==> flow/design.v <==
module two(clk, rst_n, in, valid_in, last_in, out, valid_out, last_out, ready);
	input wire clk, rst_n;
	input wire [32-1:0] in;
	input wire valid_in, last_in;
	output reg [32-1:0] out;
	output reg valid_out, last_out;
	output wire ready;
	reg [32-1:0] buff;
parameter [1:0] IDLE = 2'b00, S0 = 2'b01, S1 = 2'b10, S2 = 2'b11;
	reg [1:0] state;
	reg delay_last;
	wire we;
	wire S0_enable;
	wire S1_enable;
	wire S2_enable;
	wire S0toS1;
	wire S1toS2;
	wire S2toS1, S2toIDLE;
always @(posedge clk) begin
	if (!rst_n) begin
		state <= IDLE;
	end else begin
		case (state)
		IDLE : begin
			if (valid_in) begin
				state <= S0;
			end else begin
				state <= IDLE;
			end
		end
		S0 : begin
			if (S0toS1) begin
				state <= S1;
			end else begin
				state <= S0;
			end
		end
		S1 : begin
			if (S1toS2) begin
				state <= S2;
			end else begin
				state <= S1;
			end
		end
		S2 : begin
			if (S2toIDLE) begin
				state <= IDLE;
			end else if (S2toS1) begin
				state <= S1;
			end else begin
				state <= S2;
			end
		end
		endcase
	end
end
always @(posedge clk) begin
	if (!rst_n) begin
		buff <= 0;
		valid_out <= 0;
		last_out <= 0;
	end else begin
		if (S0_enable) begin
			buff <= in;
			valid_out <= 0;
			last_out <= 0;
		end else if (S1_enable) begin
			out <= (in > buff) ? in : buff;
			valid_out <= 1;
			last_out <= 0;
			buff <= (in > buff) ? buff : in;
		end else if (S2_enable) begin
			out <= buff;
			valid_out <= 1;
			last_out <= (S2toIDLE) ? 1 : 0;
			buff <= (we) ? in : buff;
		end else begin
			valid_out <= 0;
			last_out <= 0;
		end
	end
end
always @(posedge clk) begin
	if (!rst_n) begin
		delay_last <= 0;
	end else begin
		if (last_in) begin
			delay_last <= 1;
		end else if (S2toIDLE) begin
			delay_last <= 0;
		end else begin
			delay_last <= 0;
		end
	end
end
assign ready = (state != IDLE) & valid_in;
assign we = ready;
assign S0_enable = (state == S0) & we;
assign S1_enable = (state == S1) & we;
assign S2_enable = (state == S2);
assign S0toS1 = (state == S0) & we;
assign S1toS2 = (state == S1) & we;
assign S2toS1 = (state == S2) & we & !delay_last;
assign S2toIDLE = (state == S2) & delay_last;
endmodule
module four(clk, rst_n, in, valid_in, last_in, out, valid_out, last_out);
	input wire clk, rst_n;
	input wire [32-1:0] in;
	input wire valid_in, last_in;
	output reg [32-1:0] out;
	output reg valid_out, last_out;
	reg [32-1:0] fifo [4-1:0];
	reg [2-1:0] head;
	reg [1-1:0] tail0, tail1;
parameter [2:0] S0 = 3'b001, S1 = 3'b010, S2 = 3'b011, S3 = 3'b100, S4 = 3'b101;
	reg [2:0] state;
	reg delay_last;
	wire we;	 
	wire S0_enable, S1_enable, S2_enable, S3_enable, S4_enable;
	wire S0toS1;
	wire S1toS2, S1toS3;
	wire S2toS3, S2toS4;
	wire S3toS1, S3toS0;
	wire S4toS1, S4toS0;
	wire [32-1:0] mem0, mem1, mem2, mem3;
always @(posedge clk) begin
	if (!rst_n) begin
		state <= S0;
	end else begin
		case (state)
		S0 : begin
			if (S0toS1) begin
				state <= S1;
			end else begin
				state <= S0;
			end
		end
		S1 : begin
			if (S1toS2) begin
				state <= S2;
			end else if (S1toS3) begin
				state <= S3;
			end else begin
				state <= S1;
			end
		end
		S2 : begin
			if (S2toS3) begin
				state <= S3;
			end else if (S2toS4) begin
				state <= S4;
			end else begin
				state <= S2;
			end
		end
		S3 : begin
			if (S3toS1) begin
				state <= S1;
			end else if (S3toS0) begin
				state <= S0;
			end else begin
				state <= S3;
			end
		end
		S4 : begin
			if (S4toS1) begin
				state <= S1;
			end else if (S4toS0) begin
				state <= S0;
			end else begin
				state <= S4;
			end
		end
		endcase
	end
end
always @(posedge clk) begin
	if (!rst_n) begin
		head <= 0;
		tail0 <= 0;
		tail1 <= 0;
		valid_out <= 0;
		last_out <= 0;
	end else begin
		if (S0_enable) begin
			fifo[head] <= in;
			head <= head + 1;
		end
		else if (S1_enable) begin
			fifo[head] <= (in > fifo[tail0]) ? fifo[tail0] : in;
			out <= (in > fifo[tail0]) ? in : fifo[tail0];
			valid_out <= 1;
			last_out <= 0;
			head <= head + 1;
			tail0 <= (in > fifo[tail0]) ? tail0 : tail0 + 1;
			tail1 <= (in > fifo[tail0]) ? tail1 + 1 : tail1;
		end
		else if (S2_enable) begin
			fifo[head] <= in;
			out <= (fifo[tail1+2] > fifo[tail0]) ? fifo[tail1+2] : fifo[tail0];
			valid_out <= 1;
			last_out <= 0;
			head <= (we) ? head + 1 : head;
			tail0 <= (fifo[tail1+2] > fifo[tail0]) ? tail0 : tail0 + 1;
			tail1 <= (fifo[tail1+2] > fifo[tail0]) ? tail1 + 1 : tail1;
		end
		else if (S3_enable) begin
			fifo[head] <= in;
			out <= fifo[tail0];
			valid_out <= 1;
			last_out <= (S3toS0) ? 1 : 0;
			head <= (we && !delay_last) ? head + 1 : head;
			tail0 <= tail0 + 1;
		end
		else if (S4_enable) begin
			fifo[head] <= in;
			out <= fifo[tail1+2];
			valid_out <= 1;
			last_out <= (S4toS0) ? 1 : 0;
			head <= (we && !delay_last) ? head + 1 : head;
			tail1 <= tail1 + 1;
		end
		else begin
			valid_out <= 0;
			last_out <= 0;
		end
	end
end
always @(posedge clk) begin
	if (!rst_n) begin
		delay_last <= 0;
	end else begin
		if (last_in) begin
			delay_last <= 1;
		end else if (S3toS0 || S4toS0) begin
			delay_last <= 0;
		end else begin
			delay_last <= delay_last;
		end
	end
end
assign we = valid_in;
assign S0_enable = we & (state == S0);
assign S1_enable = (state == S1);
assign S2_enable = (state == S2);
assign S3_enable = (state == S3);
assign S4_enable = (state == S4);
assign S0toS1 = (state == S0) & (head == 1);
assign S1toS2 = (state == S1) & !(in > fifo[tail0]);
assign S1toS3 = (state == S1) & (in > fifo[tail0]) & (tail1 == 1);
assign S2toS3 = (state == S2) & (fifo[tail1+2] > fifo[tail0]) & (tail1 == 1);
assign S2toS4 = (state == S2) & !(fifo[tail1+2] > fifo[tail0]) & (tail0 == 1);
assign S3toS1 = (state == S3) & (tail0 == 1) & !delay_last;
assign S3toS0 = (state == S3) & (tail0 == 1) & delay_last;
assign S4toS1 = (state == S4) & (tail1 == 1) & !delay_last;
assign S4toS0 = (state == S4) & (tail1 == 1) & delay_last;
assign mem0 = fifo[0];
assign mem1 = fifo[1];
assign mem2 = fifo[2];
assign mem3 = fifo[3];
endmodule
module eight(clk, rst_n, in, valid_in, last_in, out, valid_out, last_out);
	input wire clk, rst_n;
	input wire [32-1:0] in;
	input wire valid_in, last_in;
	output reg [32-1:0] out;
	output reg valid_out, last_out;
	reg [32-1:0] fifo [8-1:0];
	reg [3-1:0] head;
	reg [2-1:0] tail0, tail1;
parameter [2:0] S0 = 3'b001, S1 = 3'b010, S2 = 3'b011, S3 = 3'b100, S4 = 3'b101;
	reg [2:0] state;
	reg delay_last;
	wire we;	 
	wire S0_enable, S1_enable, S2_enable, S3_enable, S4_enable;
	wire S0toS1;
	wire S1toS2, S1toS3;
	wire S2toS3, S2toS4;
	wire S3toS1, S3toS0;
	wire S4toS1, S4toS0;
	wire [32-1:0] mem0, mem1, mem2, mem3, mem4, mem5, mem6, mem7;
always @(posedge clk) begin
	if (!rst_n) begin
		state <= S0;
	end else begin
		case (state)
		S0 : begin
			if (S0toS1) begin
				state <= S1;
			end else begin
				state <= S0;
			end
		end
		S1 : begin
			if (S1toS2) begin
				state <= S2;
			end else if (S1toS3) begin
				state <= S3;
			end else begin
				state <= S1;
			end
		end
		S2 : begin
			if (S2toS3) begin
				state <= S3;
			end else if (S2toS4) begin
				state <= S4;
			end else begin
				state <= S2;
			end
		end
		S3 : begin
			if (S3toS1) begin
				state <= S1;
			end else if (S3toS0) begin
				state <= S0;
			end else begin
				state <= S3;
			end
		end
		S4 : begin
			if (S4toS1) begin
				state <= S1;
			end else if (S4toS0) begin
				state <= S0;
			end else begin
				state <= S4;
			end
		end
		endcase
	end
end
always @(posedge clk) begin
	if (!rst_n) begin
		head <= 0;
		tail0 <= 0;
		tail1 <= 0;
		valid_out <= 0;
		last_out <= 0;
	end else begin
		if (S0_enable) begin
			fifo[head] <= in;
			head <= head + 1;
		end
		else if (S1_enable) begin
			fifo[head] <= (in > fifo[tail0]) ? fifo[tail0] : in;
			out <= (in > fifo[tail0]) ? in : fifo[tail0];
			valid_out <= 1;
			last_out <= 0;
			head <= head + 1;
			tail0 <= (in > fifo[tail0]) ? tail0 : tail0 + 1;
			tail1 <= (in > fifo[tail0]) ? tail1 + 1 : tail1;
		end
		else if (S2_enable) begin
			fifo[head] <= in;
			out <= (fifo[tail1+4] > fifo[tail0]) ? fifo[tail1+4] : fifo[tail0];
			valid_out <= 1;
			last_out <= 0;
			head <= (we) ? head + 1 : head;
			tail0 <= (fifo[tail1+4] > fifo[tail0]) ? tail0 : tail0 + 1;
			tail1 <= (fifo[tail1+4] > fifo[tail0]) ? tail1 + 1 : tail1;
		end
		else if (S3_enable) begin
			fifo[head] <= in;
			out <= fifo[tail0];
			valid_out <= 1;
			last_out <= (S3toS0) ? 1 : 0;
			head <= (we && !delay_last) ? head + 1 : head;
			tail0 <= tail0 + 1;
		end
		else if (S4_enable) begin
			fifo[head] <= in;
			out <= fifo[tail1+4];
			valid_out <= 1;
			last_out <= (S4toS0) ? 1 : 0;
			head <= (we && !delay_last) ? head + 1 : head;
			tail1 <= tail1 + 1;
		end
		else begin
			valid_out <= 0;
			last_out <= 0;
		end
	end
end
always @(posedge clk) begin
	if (!rst_n) begin
		delay_last <= 0;
	end else begin
		if (last_in) begin
			delay_last <= 1;
		end else if (S3toS0 || S4toS0) begin
			delay_last <= 0;
		end else begin
			delay_last <= delay_last;
		end
	end
end
assign we = valid_in;
assign S0_enable = we & (state == S0);
assign S1_enable = (state == S1);
assign S2_enable = (state == S2);
assign S3_enable = (state == S3);
assign S4_enable = (state == S4);
assign S0toS1 = (state == S0) & (head == 3);
assign S1toS2 = (state == S1) & !(in > fifo[tail0]);
assign S1toS3 = (state == S1) & (in > fifo[tail0]) & (tail1 == 3);
assign S2toS3 = (state == S2) & (fifo[tail1+4] > fifo[tail0]) & (tail1 == 3);
assign S2toS4 = (state == S2) & !(fifo[tail1+4] > fifo[tail0]) & (tail0 == 3);
assign S3toS1 = (state == S3) & (tail0 == 3) & !delay_last;
assign S3toS0 = (state == S3) & (tail0 == 3) & delay_last;
assign S4toS1 = (state == S4) & (tail1 == 3) & !delay_last;
assign S4toS0 = (state == S4) & (tail1 == 3) & delay_last;
assign mem0 = fifo[0];
assign mem1 = fifo[1];
assign mem2 = fifo[2];
assign mem3 = fifo[3];
assign mem4 = fifo[4];
assign mem5 = fifo[5];
assign mem6 = fifo[6];
assign mem7 = fifo[7];
endmodule
module steen(clk, rst_n, in, valid_in, last_in, out, valid_out, last_out);
	input wire clk, rst_n;
	input wire [32-1:0] in;
	input wire valid_in, last_in;
	output reg [32-1:0] out;
	output reg valid_out, last_out;
	reg [32-1:0] fifo [16-1:0];
	reg [4-1:0] head;
	reg [3-1:0] tail0, tail1;
parameter [2:0] S0 = 3'b001, S1 = 3'b010, S2 = 3'b011, S3 = 3'b100, S4 = 3'b101;
	reg [2:0] state;
	reg delay_last;
	wire we;	 
	wire S0_enable, S1_enable, S2_enable, S3_enable, S4_enable;
	wire S0toS1;
	wire S1toS2, S1toS3;
	wire S2toS3, S2toS4;
	wire S3toS1, S3toS0;
	wire S4toS1, S4toS0;
	wire [32-1:0] mem0, mem1, mem2, mem3, mem4, mem5, mem6, mem7;
always @(posedge clk) begin
	if (!rst_n) begin
		state <= S0;
	end else begin
		case (state)
		S0 : begin
			if (S0toS1) begin
				state <= S1;
			end else begin
				state <= S0;
			end
		end
		S1 : begin
			if (S1toS2) begin
				state <= S2;
			end else if (S1toS3) begin
				state <= S3;
			end else begin
				state <= S1;
			end
		end
		S2 : begin
			if (S2toS3) begin
				state <= S3;
			end else if (S2toS4) begin
				state <= S4;
			end else begin
				state <= S2;
			end
		end
		S3 : begin
			if (S3toS1) begin
				state <= S1;
			end else if (S3toS0) begin
				state <= S0;
			end else begin
				state <= S3;
			end
		end
		S4 : begin
			if (S4toS1) begin
				state <= S1;
			end else if (S4toS0) begin
				state <= S0;
			end else begin
				state <= S4;
			end
		end
		endcase
	end
end
always @(posedge clk) begin
	if (!rst_n) begin
		head <= 0;
		tail0 <= 0;
		tail1 <= 0;
		valid_out <= 0;
		last_out <= 0;
	end else begin
		if (S0_enable) begin
			fifo[head] <= in;
			head <= head + 1;
		end
		else if (S1_enable) begin
			fifo[head] <= (in > fifo[tail0]) ? fifo[tail0] : in;
			out <= (in > fifo[tail0]) ? in : fifo[tail0];
			valid_out <= 1;
			last_out <= 0;
			head <= head + 1;
			tail0 <= (in > fifo[tail0]) ? tail0 : tail0 + 1;
			tail1 <= (in > fifo[tail0]) ? tail1 + 1 : tail1;
		end
		else if (S2_enable) begin
			fifo[head] <= in;
			out <= (fifo[tail1+8] > fifo[tail0]) ? fifo[tail1+8] : fifo[tail0];
			valid_out <= 1;
			last_out <= 0;
			head <= (we) ? head + 1 : head;
			tail0 <= (fifo[tail1+8] > fifo[tail0]) ? tail0 : tail0 + 1;
			tail1 <= (fifo[tail1+8] > fifo[tail0]) ? tail1 + 1 : tail1;
		end
		else if (S3_enable) begin
			fifo[head] <= in;
			out <= fifo[tail0];
			valid_out <= 1;
			last_out <= (S3toS0) ? 1 : 0;
			head <= (we && !delay_last) ? head + 1 : head;
			tail0 <= tail0 + 1;
		end
		else if (S4_enable) begin
			fifo[head] <= in;
			out <= fifo[tail1+8];
			valid_out <= 1;
			last_out <= (S4toS0) ? 1 : 0;
			head <= (we && !delay_last) ? head + 1 : head;
			tail1 <= tail1 + 1;
		end
		else begin
			valid_out <= 0;
			last_out <= 0;
		end
	end
end
always @(posedge clk) begin
	if (!rst_n) begin
		delay_last <= 0;
	end else begin
		if (last_in) begin
			delay_last <= 1;
		end else if (S3toS0 || S4toS0) begin
			delay_last <= 0;
		end else begin
			delay_last <= delay_last;
		end
	end
end
assign we = valid_in;
assign S0_enable = we & (state == S0);
assign S1_enable = (state == S1);
assign S2_enable = (state == S2);
assign S3_enable = (state == S3);
assign S4_enable = (state == S4);
assign S0toS1 = (state == S0) & (head == 7);
assign S1toS2 = (state == S1) & !(in > fifo[tail0]);
assign S1toS3 = (state == S1) & (in > fifo[tail0]) & (tail1 == 7);
assign S2toS3 = (state == S2) & (fifo[tail1+8] > fifo[tail0]) & (tail1 == 7);
assign S2toS4 = (state == S2) & !(fifo[tail1+8] > fifo[tail0]) & (tail0 == 7);
assign S3toS1 = (state == S3) & (tail0 == 7) & !delay_last;
assign S3toS0 = (state == S3) & (tail0 == 7) & delay_last;
assign S4toS1 = (state == S4) & (tail1 == 7) & !delay_last;
assign S4toS0 = (state == S4) & (tail1 == 7) & delay_last;
assign mem0 = fifo[0];
assign mem1 = fifo[1];
assign mem2 = fifo[2];
assign mem3 = fifo[3];
assign mem4 = fifo[4];
assign mem5 = fifo[5];
assign mem6 = fifo[6];
assign mem7 = fifo[7];
endmodule
module thtwo(clk, rst_n, in, valid_in, last_in, out, valid_out, last_out);
	input wire clk, rst_n;
	input wire [32-1:0] in;
	input wire valid_in, last_in;
	output reg [32-1:0] out;
	output reg valid_out, last_out;
	reg [32-1:0] fifo [32-1:0];
	reg [5-1:0] head;
	reg [4-1:0] tail0, tail1;
parameter [2:0] S0 = 3'b001, S1 = 3'b010, S2 = 3'b011, S3 = 3'b100, S4 = 3'b101;
	reg [2:0] state;
	reg delay_last;
	wire we;	 
	wire S0_enable, S1_enable, S2_enable, S3_enable, S4_enable;
	wire S0toS1;
	wire S1toS2, S1toS3;
	wire S2toS3, S2toS4;
	wire S3toS1, S3toS0;
	wire S4toS1, S4toS0;
	wire [32-1:0] mem0, mem1, mem2, mem3, mem4, mem5, mem6, mem7;
always @(posedge clk) begin
	if (!rst_n) begin
		state <= S0;
	end else begin
		case (state)
		S0 : begin
			if (S0toS1) begin
				state <= S1;
			end else begin
				state <= S0;
			end
		end
		S1 : begin
			if (S1toS2) begin
				state <= S2;
			end else if (S1toS3) begin
				state <= S3;
			end else begin
				state <= S1;
			end
		end
		S2 : begin
			if (S2toS3) begin
				state <= S3;
			end else if (S2toS4) begin
				state <= S4;
			end else begin
				state <= S2;
			end
		end
		S3 : begin
			if (S3toS1) begin
				state <= S1;
			end else if (S3toS0) begin
				state <= S0;
			end else begin
				state <= S3;
			end
		end
		S4 : begin
			if (S4toS1) begin
				state <= S1;
			end else if (S4toS0) begin
				state <= S0;
			end else begin
				state <= S4;
			end
		end
		endcase
	end
end
always @(posedge clk) begin
	if (!rst_n) begin
		head <= 0;
		tail0 <= 0;
		tail1 <= 0;
		valid_out <= 0;
		last_out <= 0;
	end else begin
		if (S0_enable) begin
			fifo[head] <= in;
			head <= head + 1;
		end
		else if (S1_enable) begin
			fifo[head] <= (in > fifo[tail0]) ? fifo[tail0] : in;
			out <= (in > fifo[tail0]) ? in : fifo[tail0];
			valid_out <= 1;
			last_out <= 0;
			head <= head + 1;
			tail0 <= (in > fifo[tail0]) ? tail0 : tail0 + 1;
			tail1 <= (in > fifo[tail0]) ? tail1 + 1 : tail1;
		end
		else if (S2_enable) begin
			fifo[head] <= in;
			out <= (fifo[tail1+16] > fifo[tail0]) ? fifo[tail1+16] : fifo[tail0];
			valid_out <= 1;
			last_out <= 0;
			head <= (we) ? head + 1 : head;
			tail0 <= (fifo[tail1+16] > fifo[tail0]) ? tail0 : tail0 + 1;
			tail1 <= (fifo[tail1+16] > fifo[tail0]) ? tail1 + 1 : tail1;
		end
		else if (S3_enable) begin
			fifo[head] <= in;
			out <= fifo[tail0];
			valid_out <= 1;
			last_out <= (S3toS0) ? 1 : 0;
			head <= (we && !delay_last) ? head + 1 : head;
			tail0 <= tail0 + 1;
		end
		else if (S4_enable) begin
			fifo[head] <= in;
			out <= fifo[tail1+16];
			valid_out <= 1;
			last_out <= (S4toS0) ? 1 : 0;
			head <= (we && !delay_last) ? head + 1 : head;
			tail1 <= tail1 + 1;
		end
		else begin
			valid_out <= 0;
			last_out <= 0;
		end
	end
end
always @(posedge clk) begin
	if (!rst_n) begin
		delay_last <= 0;
	end else begin
		if (last_in) begin
			delay_last <= 1;
		end else if (S3toS0 || S4toS0) begin
			delay_last <= 0;
		end else begin
			delay_last <= delay_last;
		end
	end
end
assign we = valid_in;
assign S0_enable = we & (state == S0);
assign S1_enable = (state == S1);
assign S2_enable = (state == S2);
assign S3_enable = (state == S3);
assign S4_enable = (state == S4);
assign S0toS1 = (state == S0) & (head == 15);
assign S1toS2 = (state == S1) & !(in > fifo[tail0]);
assign S1toS3 = (state == S1) & (in > fifo[tail0]) & (tail1 == 15);
assign S2toS3 = (state == S2) & (fifo[tail1+16] > fifo[tail0]) & (tail1 == 15);
assign S2toS4 = (state == S2) & !(fifo[tail1+16] > fifo[tail0]) & (tail0 == 15);
assign S3toS1 = (state == S3) & (tail0 == 15) & !delay_last;
assign S3toS0 = (state == S3) & (tail0 == 15) & delay_last;
assign S4toS1 = (state == S4) & (tail1 == 15) & !delay_last;
assign S4toS0 = (state == S4) & (tail1 == 15) & delay_last;
assign mem0 = fifo[0];
assign mem1 = fifo[1];
assign mem2 = fifo[2];
assign mem3 = fifo[3];
assign mem4 = fifo[4];
assign mem5 = fifo[5];
assign mem6 = fifo[6];
assign mem7 = fifo[7];
endmodule
module top(clk, rst_n, in, valid_in, last_in, out, valid_out, last_out, ready);
	input wire clk, rst_n;
	input wire [32-1:0] in;
	input wire valid_in, last_in;
	output wire [32-1:0] out;
	output wire valid_out, last_out;
	output wire ready;
	wire [32-1:0] out0, out1, out2, out3;
	wire valid_out0, valid_out1, valid_out2, valid_out3;
	wire last_out0, last_out1, last_out2, last_out3;
two tw0(.clk(clk), .rst_n(rst_n), .in(in), .valid_in(valid_in), .last_in(last_in), .out(out0), .valid_out(valid_out0), .last_out(last_out0), .ready(ready));
four f0(.clk(clk), .rst_n(rst_n), .in(out0), .valid_in(valid_out0), .last_in(last_out0), .out(out1), .valid_out(valid_out1), .last_out(last_out1));
eight e0(.clk(clk), .rst_n(rst_n), .in(out1), .valid_in(valid_out1), .last_in(last_out1), .out(out2), .valid_out(valid_out2), .last_out(last_out2));
steen s0(.clk(clk), .rst_n(rst_n), .in(out2), .valid_in(valid_out2), .last_in(last_out2), .out(out3), .valid_out(valid_out3), .last_out(last_out3));
thtwo t0(.clk(clk), .rst_n(rst_n), .in(out3), .valid_in(valid_out3), .last_in(last_out3), .out(out), .valid_out(valid_out), .last_out(last_out));
endmodule
* Tool chain data of top *
The steps from the RTL of top to its reports follow in flow order.
Lines are those of the file above, counted from 1.
Not given: -

set-up
  design top = top
  clock port = clk
  library = sky130hd
  corner = tt_025C_1v80

* Elaborated design *
Yosys after proc, flatten, opt, wreduce and memory -nomap, before mapping. Print and check cells are not counted. Equal cells are merged and count once.
Yosys's memory passes give these memory sizes; they may raise the number of words (mostly to a power of two), join words into wider ones and drop unused or constant bits.

operators by class
  equality and inequality tests = 58
  reductions and logical operators = 70
  magnitude comparators = 9
  mux-type cells = 386
  add/sub/neg operators = 16
  bitwise gates (word level) = 89

operator list
  cell                                                    number
  two-way mux 32 bit                                      132
  > comparator 32 bit                                     9
  two-way mux 3 bit                                       52
  two-way mux 1 bit                                       144
  two-way mux 4 bit                                       20
  AND 1 bit                                               66
  parallel mux 3 bit (select 5 bit)                       4
  two-way mux 2 bit                                       26
  nonzero test 5 bit                                      8
  two-way mux 5 bit                                       7
  equality test 3 bit (second input constant)             10
  nonzero test 3 bit                                      10
  equality test 3 x 2 -> 1 bit (second input constant)    9
  inequality test 3 x 2 -> 1 bit (second input constant)  8
  AND reduction 5 bit                                     4
  AND reduction 3 bit                                     6
  OR 1 bit                                                16
  inequality test 2 bit (second input constant)           8
  inequality test 4 x 2 -> 1 bit (second input constant)  4
  AND reduction 4 bit                                     4
  nonzero test 4 bit                                      4
  zero test 1 bit                                         13
  nonzero test 2 bit                                      6
  equality test 3 x 1 -> 1 bit (second input constant)    4
  inequality test 3 x 1 -> 1 bit (second input constant)  4
  adder 4 x 1 -> 4 bit (second input constant)            3
  adder 3 x 1 -> 3 bit (second input constant)            3
  equality test 2 bit (second input constant)             4

Not listed: further kinds 20, cells in them 40.

storage and ports
  bits in writable memories = 1920
  clocked read ports x word width = 128
  flip-flop bits (word level) = 255
  memories kept = 4
  input port bits = 36

memory list
  name     words  width  read ports  write ports  RTL line  RTL
  t0.fifo  32     32     2           1            588       reg [32-1:0] fifo [32-1:0];
  s0.fifo  16     32     2           1            428       reg [32-1:0] fifo [16-1:0];
  e0.fifo  8      32     2           1            268       reg [32-1:0] fifo [8-1:0];
  f0.fifo  4      32     2           1            112       reg [32-1:0] fifo [4-1:0];

* Longest topological paths *
Depth = most cells in a row (Yosys ltp): at word level without a register or memory, in the mapped netlist without a sequential cell, where the memories' decode and read muxes count.

logic depth
  depth in word-level cells = 9
  ABC_AREA = 0
  gate-level depth with buffers = 16

* Netlist *
Source: synth_stat.txt of the flow (Yosys; design flattened, memories mapped). It holds for the ABC_AREA given above (unset counts as 0); a run with the other value may have another netlist.

mapped netlist
  mapped flip-flops = 2193
  mapped area = 93861.3 um^2
  buffers = 254
  cell count = 5194

cells by type
  type                       number  area in all (um^2)
  sky130_fd_sc_hd__edfxtp_1  2080    6.25E+04
  sky130_fd_sc_hd__mux4_2    512     1.15E+04
  sky130_fd_sc_hd__ha_1      311     3.89E+03
  sky130_fd_sc_hd__dfxtp_1   113     2262.17
  sky130_fd_sc_hd__mux2i_1   185     1.85E+03
  sky130_fd_sc_hd__mux2_2    133     1.5E+03
  sky130_fd_sc_hd__o21ai_0   221     1.11E+03
  sky130_fd_sc_hd__mux2_4    60      900.864
  sky130_fd_sc_hd__nand2_1   234     878.342
  sky130_fd_sc_hd__a21oi_1   145     725.696
  sky130_fd_sc_hd__inv_1     166     623.098
  sky130_fd_sc_hd__clkbuf_1  160     600.576
  sky130_fd_sc_hd__nor2_1    140     525.504
  sky130_fd_sc_hd__nor2b_1   63      394.128
  sky130_fd_sc_hd__a221oi_1  40      350.336
  sky130_fd_sc_hd__nand4_1   56      350.336
  sky130_fd_sc_hd__a211oi_1  39      292.781
  sky130_fd_sc_hd__buf_2     53      265.254

Not listed: further types 63, cells in them 483.
The figures by module come from a second, unflattened synthesis with its own total; it is not the netlist above.

unflattened totals
  cell total of the unflattened synthesis = 5250
  area total of the unflattened synthesis = 94919.8 um^2

Each row is one instance without its submodules.

modules
  module  times used  area (um^2)  cells  seq. area (um^2)
  thtwo   1           43471.7      1976   32210.9
  steen   1           24233.2      1333   16756.1
  eight   1           14014.7      895    8988.6
  four    1           9547.9       701    5064.9
  two     1           3652.3       345    1701.6
  top     1           0.0          0      0.0

* Timing after synthesis *
OpenSTA on the mapped netlist: ideal clock, no wires. The path of least setup slack (recovery checks aside). Input and output delay are each 20% of the period. Register names are those of the netlist, which keeps one name where synthesis merged equal registers.

path after synthesis
  path type = flip-flop to flip-flop
  start point = reg (name not given)
  end point = mem t0.fifo[0][31]
  slack = 2157 ps
  arrival time = 5389 ps
  stages on the path = 16
  path delay = 5843 ps
  period = 8000 ps
  path buffers = 4
  data required time = 7546 ps
  library setup time = 454 ps
  synthesis period reached = 5843 ps

"path delay" is the arrival time less input delay plus setup time.
"stages on the path" counts driving pins, that of a launching flip-flop among them; a cell with two outputs on the path counts twice.
"synthesis period reached" is the clock period less the worst setup slack; recovery checks do not enter. This is arithmetic on one report: input and output delays are still those of the set period (20% each).

on the way, after synthesis
  path through = sky130_fd_sc_hd__dfxtp_1 > sky130_fd_sc_hd__buf_2 > sky130_fd_sc_hd__buf_1 > sky130_fd_sc_hd__mux4_2 > sky130_fd_sc_hd__mux4_2 > sky130_fd_sc_hd__inv_1 > sky130_fd_sc_hd__ha_1 > sky130_fd_sc_hd__and4_1 > sky130_fd_sc_hd__and4bb_1 > sky130_fd_sc_hd__a211o_1 > sky130_fd_sc_hd__o22ai_1 > sky130_fd_sc_hd__o21ai_1 > sky130_fd_sc_hd__or2_2 > sky130_fd_sc_hd__buf_2 > sky130_fd_sc_hd__clkbuf_1 > sky130_fd_sc_hd__o21ai_0

RTL lines, path after synthesis
  what           RTL line  RTL
  end, declared  588       reg [32-1:0] fifo [32-1:0];

Chain of elaborated cells between the ends: none given.

* Worst path after layout *
From the final timing report of run B: the path of least setup slack in the routed layout; clock arrival at registers is part of the times.
The path's times are printed in steps of 10 ps; the period is the one set.

path post-layout
  path type = flip-flop to flip-flop
  start point = reg s0.tail1[0]
  end point = reg s0.out[8]
  data required time = 8600 ps
  path buffers = 4
  library setup time = 320 ps
  arrival time = 7980 ps
  period = 8000 ps
  slack = 630 ps
  stages on the path = 16

Between the ends stands the longest chain of elaborated cells between them, by number of cells; it is not shown to be the way that was timed. Of several equally long chains one is given.
A line is the first line of the expression or statement that the cell stems from. Yosys adds cells for indexed reads and writes and turns some case tables into memories.
The chain passes a memory read, where the word-level depth is cut; so it can be longer than that depth.
At most two assigning lines are given for a register; there are more.

on the way, post-layout
  path through = sky130_fd_sc_hd__dfxtp_1 > sky130_fd_sc_hd__buf_1 > sky130_fd_sc_hd__buf_6 > sky130_fd_sc_hd__buf_2 > sky130_fd_sc_hd__mux4_2 > sky130_fd_sc_hd__mux2_2 > sky130_fd_sc_hd__ha_1 > sky130_fd_sc_hd__nand4_1 > sky130_fd_sc_hd__nor4_1 > sky130_fd_sc_hd__and4_1 > sky130_fd_sc_hd__nand2_1 > sky130_fd_sc_hd__and2_1 > sky130_fd_sc_hd__a21oi_2 > sky130_fd_sc_hd__buf_2 > sky130_fd_sc_hd__nor3_1 > sky130_fd_sc_hd__a221oi_1
  length of the longest elaborated chain = 6
  elaborated cells on any way between the ends = 8
  those cells by class = add/sub: 1; compare: 1; mux: 5; memory: 1

RTL lines, path post-layout
  what                       RTL line  RTL
  start, declared            430       reg [3-1:0] tail0, tail1;
  start, assigned            512       tail1 <= (in > fifo[tail0]) ? tail1 + 1 : tail1;
  start, assigned            521       tail1 <= (fifo[tail1+8] > fifo[tail0]) ? tail1 + 1 : tail1;
  adder 3 x 4 -> 4 bit       516       out <= (fifo[tail1+8] > fifo[tail0]) ? fifo[tail1+8] : fifo[tail0];
  memory read (16 x 32 bit)  428       reg [32-1:0] fifo [16-1:0];
  > comparator 32 bit        516
  two-way mux 32 bit         516
  two-way mux 32 bit         514       else if (S2_enable) begin
  two-way mux 32 bit         505       else if (S1_enable) begin
  end, assigned              507       out <= (in > fifo[tail0]) ? in : fifo[tail0];
  end, assigned              516
  end, declared              426       output reg [32-1:0] out;

Subject: top on sky130hd, stored results

Hello all,

Record of 3 stored runs of the RTL-to-layout flow on top, platform sky130hd. The runs are unordered. Constraints: input delay and output delay 20% of the set period each, output load 0.01 pF.
By "power consumption" is meant OpenSTA's value without simulated activity: inputs other than the clock are taken to toggle once in ten clock periods, and the tool carries that through the logic.
Settings: . = not set for that run.
Among the results, . means that no value is shown for the run.

setting or result                       run A  run B     run C
CAP_MARGIN                              40     40        20
CELL_PAD_IN_SITES_DETAIL_PLACEMENT      2      2         .
CELL_PAD_IN_SITES_GLOBAL_PLACEMENT      3      3         2
CORE_MARGIN                             7      7         2
CORE_UTILIZATION                        62     38        31
CTS_CLUSTER_SIZE                        21     21        55
GPL_ROUTABILITY_DRIVEN                  1      0         .
GPL_TIMING_DRIVEN                       0      0         0
HOLD_SLACK_MARGIN                       0.28   .         .
MIN_ROUTING_LAYER                       met1   met1      .
PLACE_DENSITY                           0.95   0.95      0.89
TNS_END_PERCENT                         70     70        25
period_ns                               8.0    8.0       10.6
SLEW_MARGIN                             20     20        20
SETUP_SLACK_MARGIN                      .      1.2       1.15
ABC_AREA                                .      .         0
CORE_ASPECT_RATIO                       .      .         0.82
die footprint (um^2)                    .      261116.0  307217.0
Yosys chip area after synthesis (um^2)  .      93861.3   93861.3
smallest setup slack (ps)               .      629       3439
power consumption (mW)                  .      24.758    17.293
standard-cell area after layout (um^2)  .      111005.0  109080.0
post-layout utilization (%)             .      45.2      36.3
worst hold slack (ps)                   .      480       474
summed negative setup slack (ps)        .      0         0

Run A: did not finish, placement stopped with a tool error

Thanks
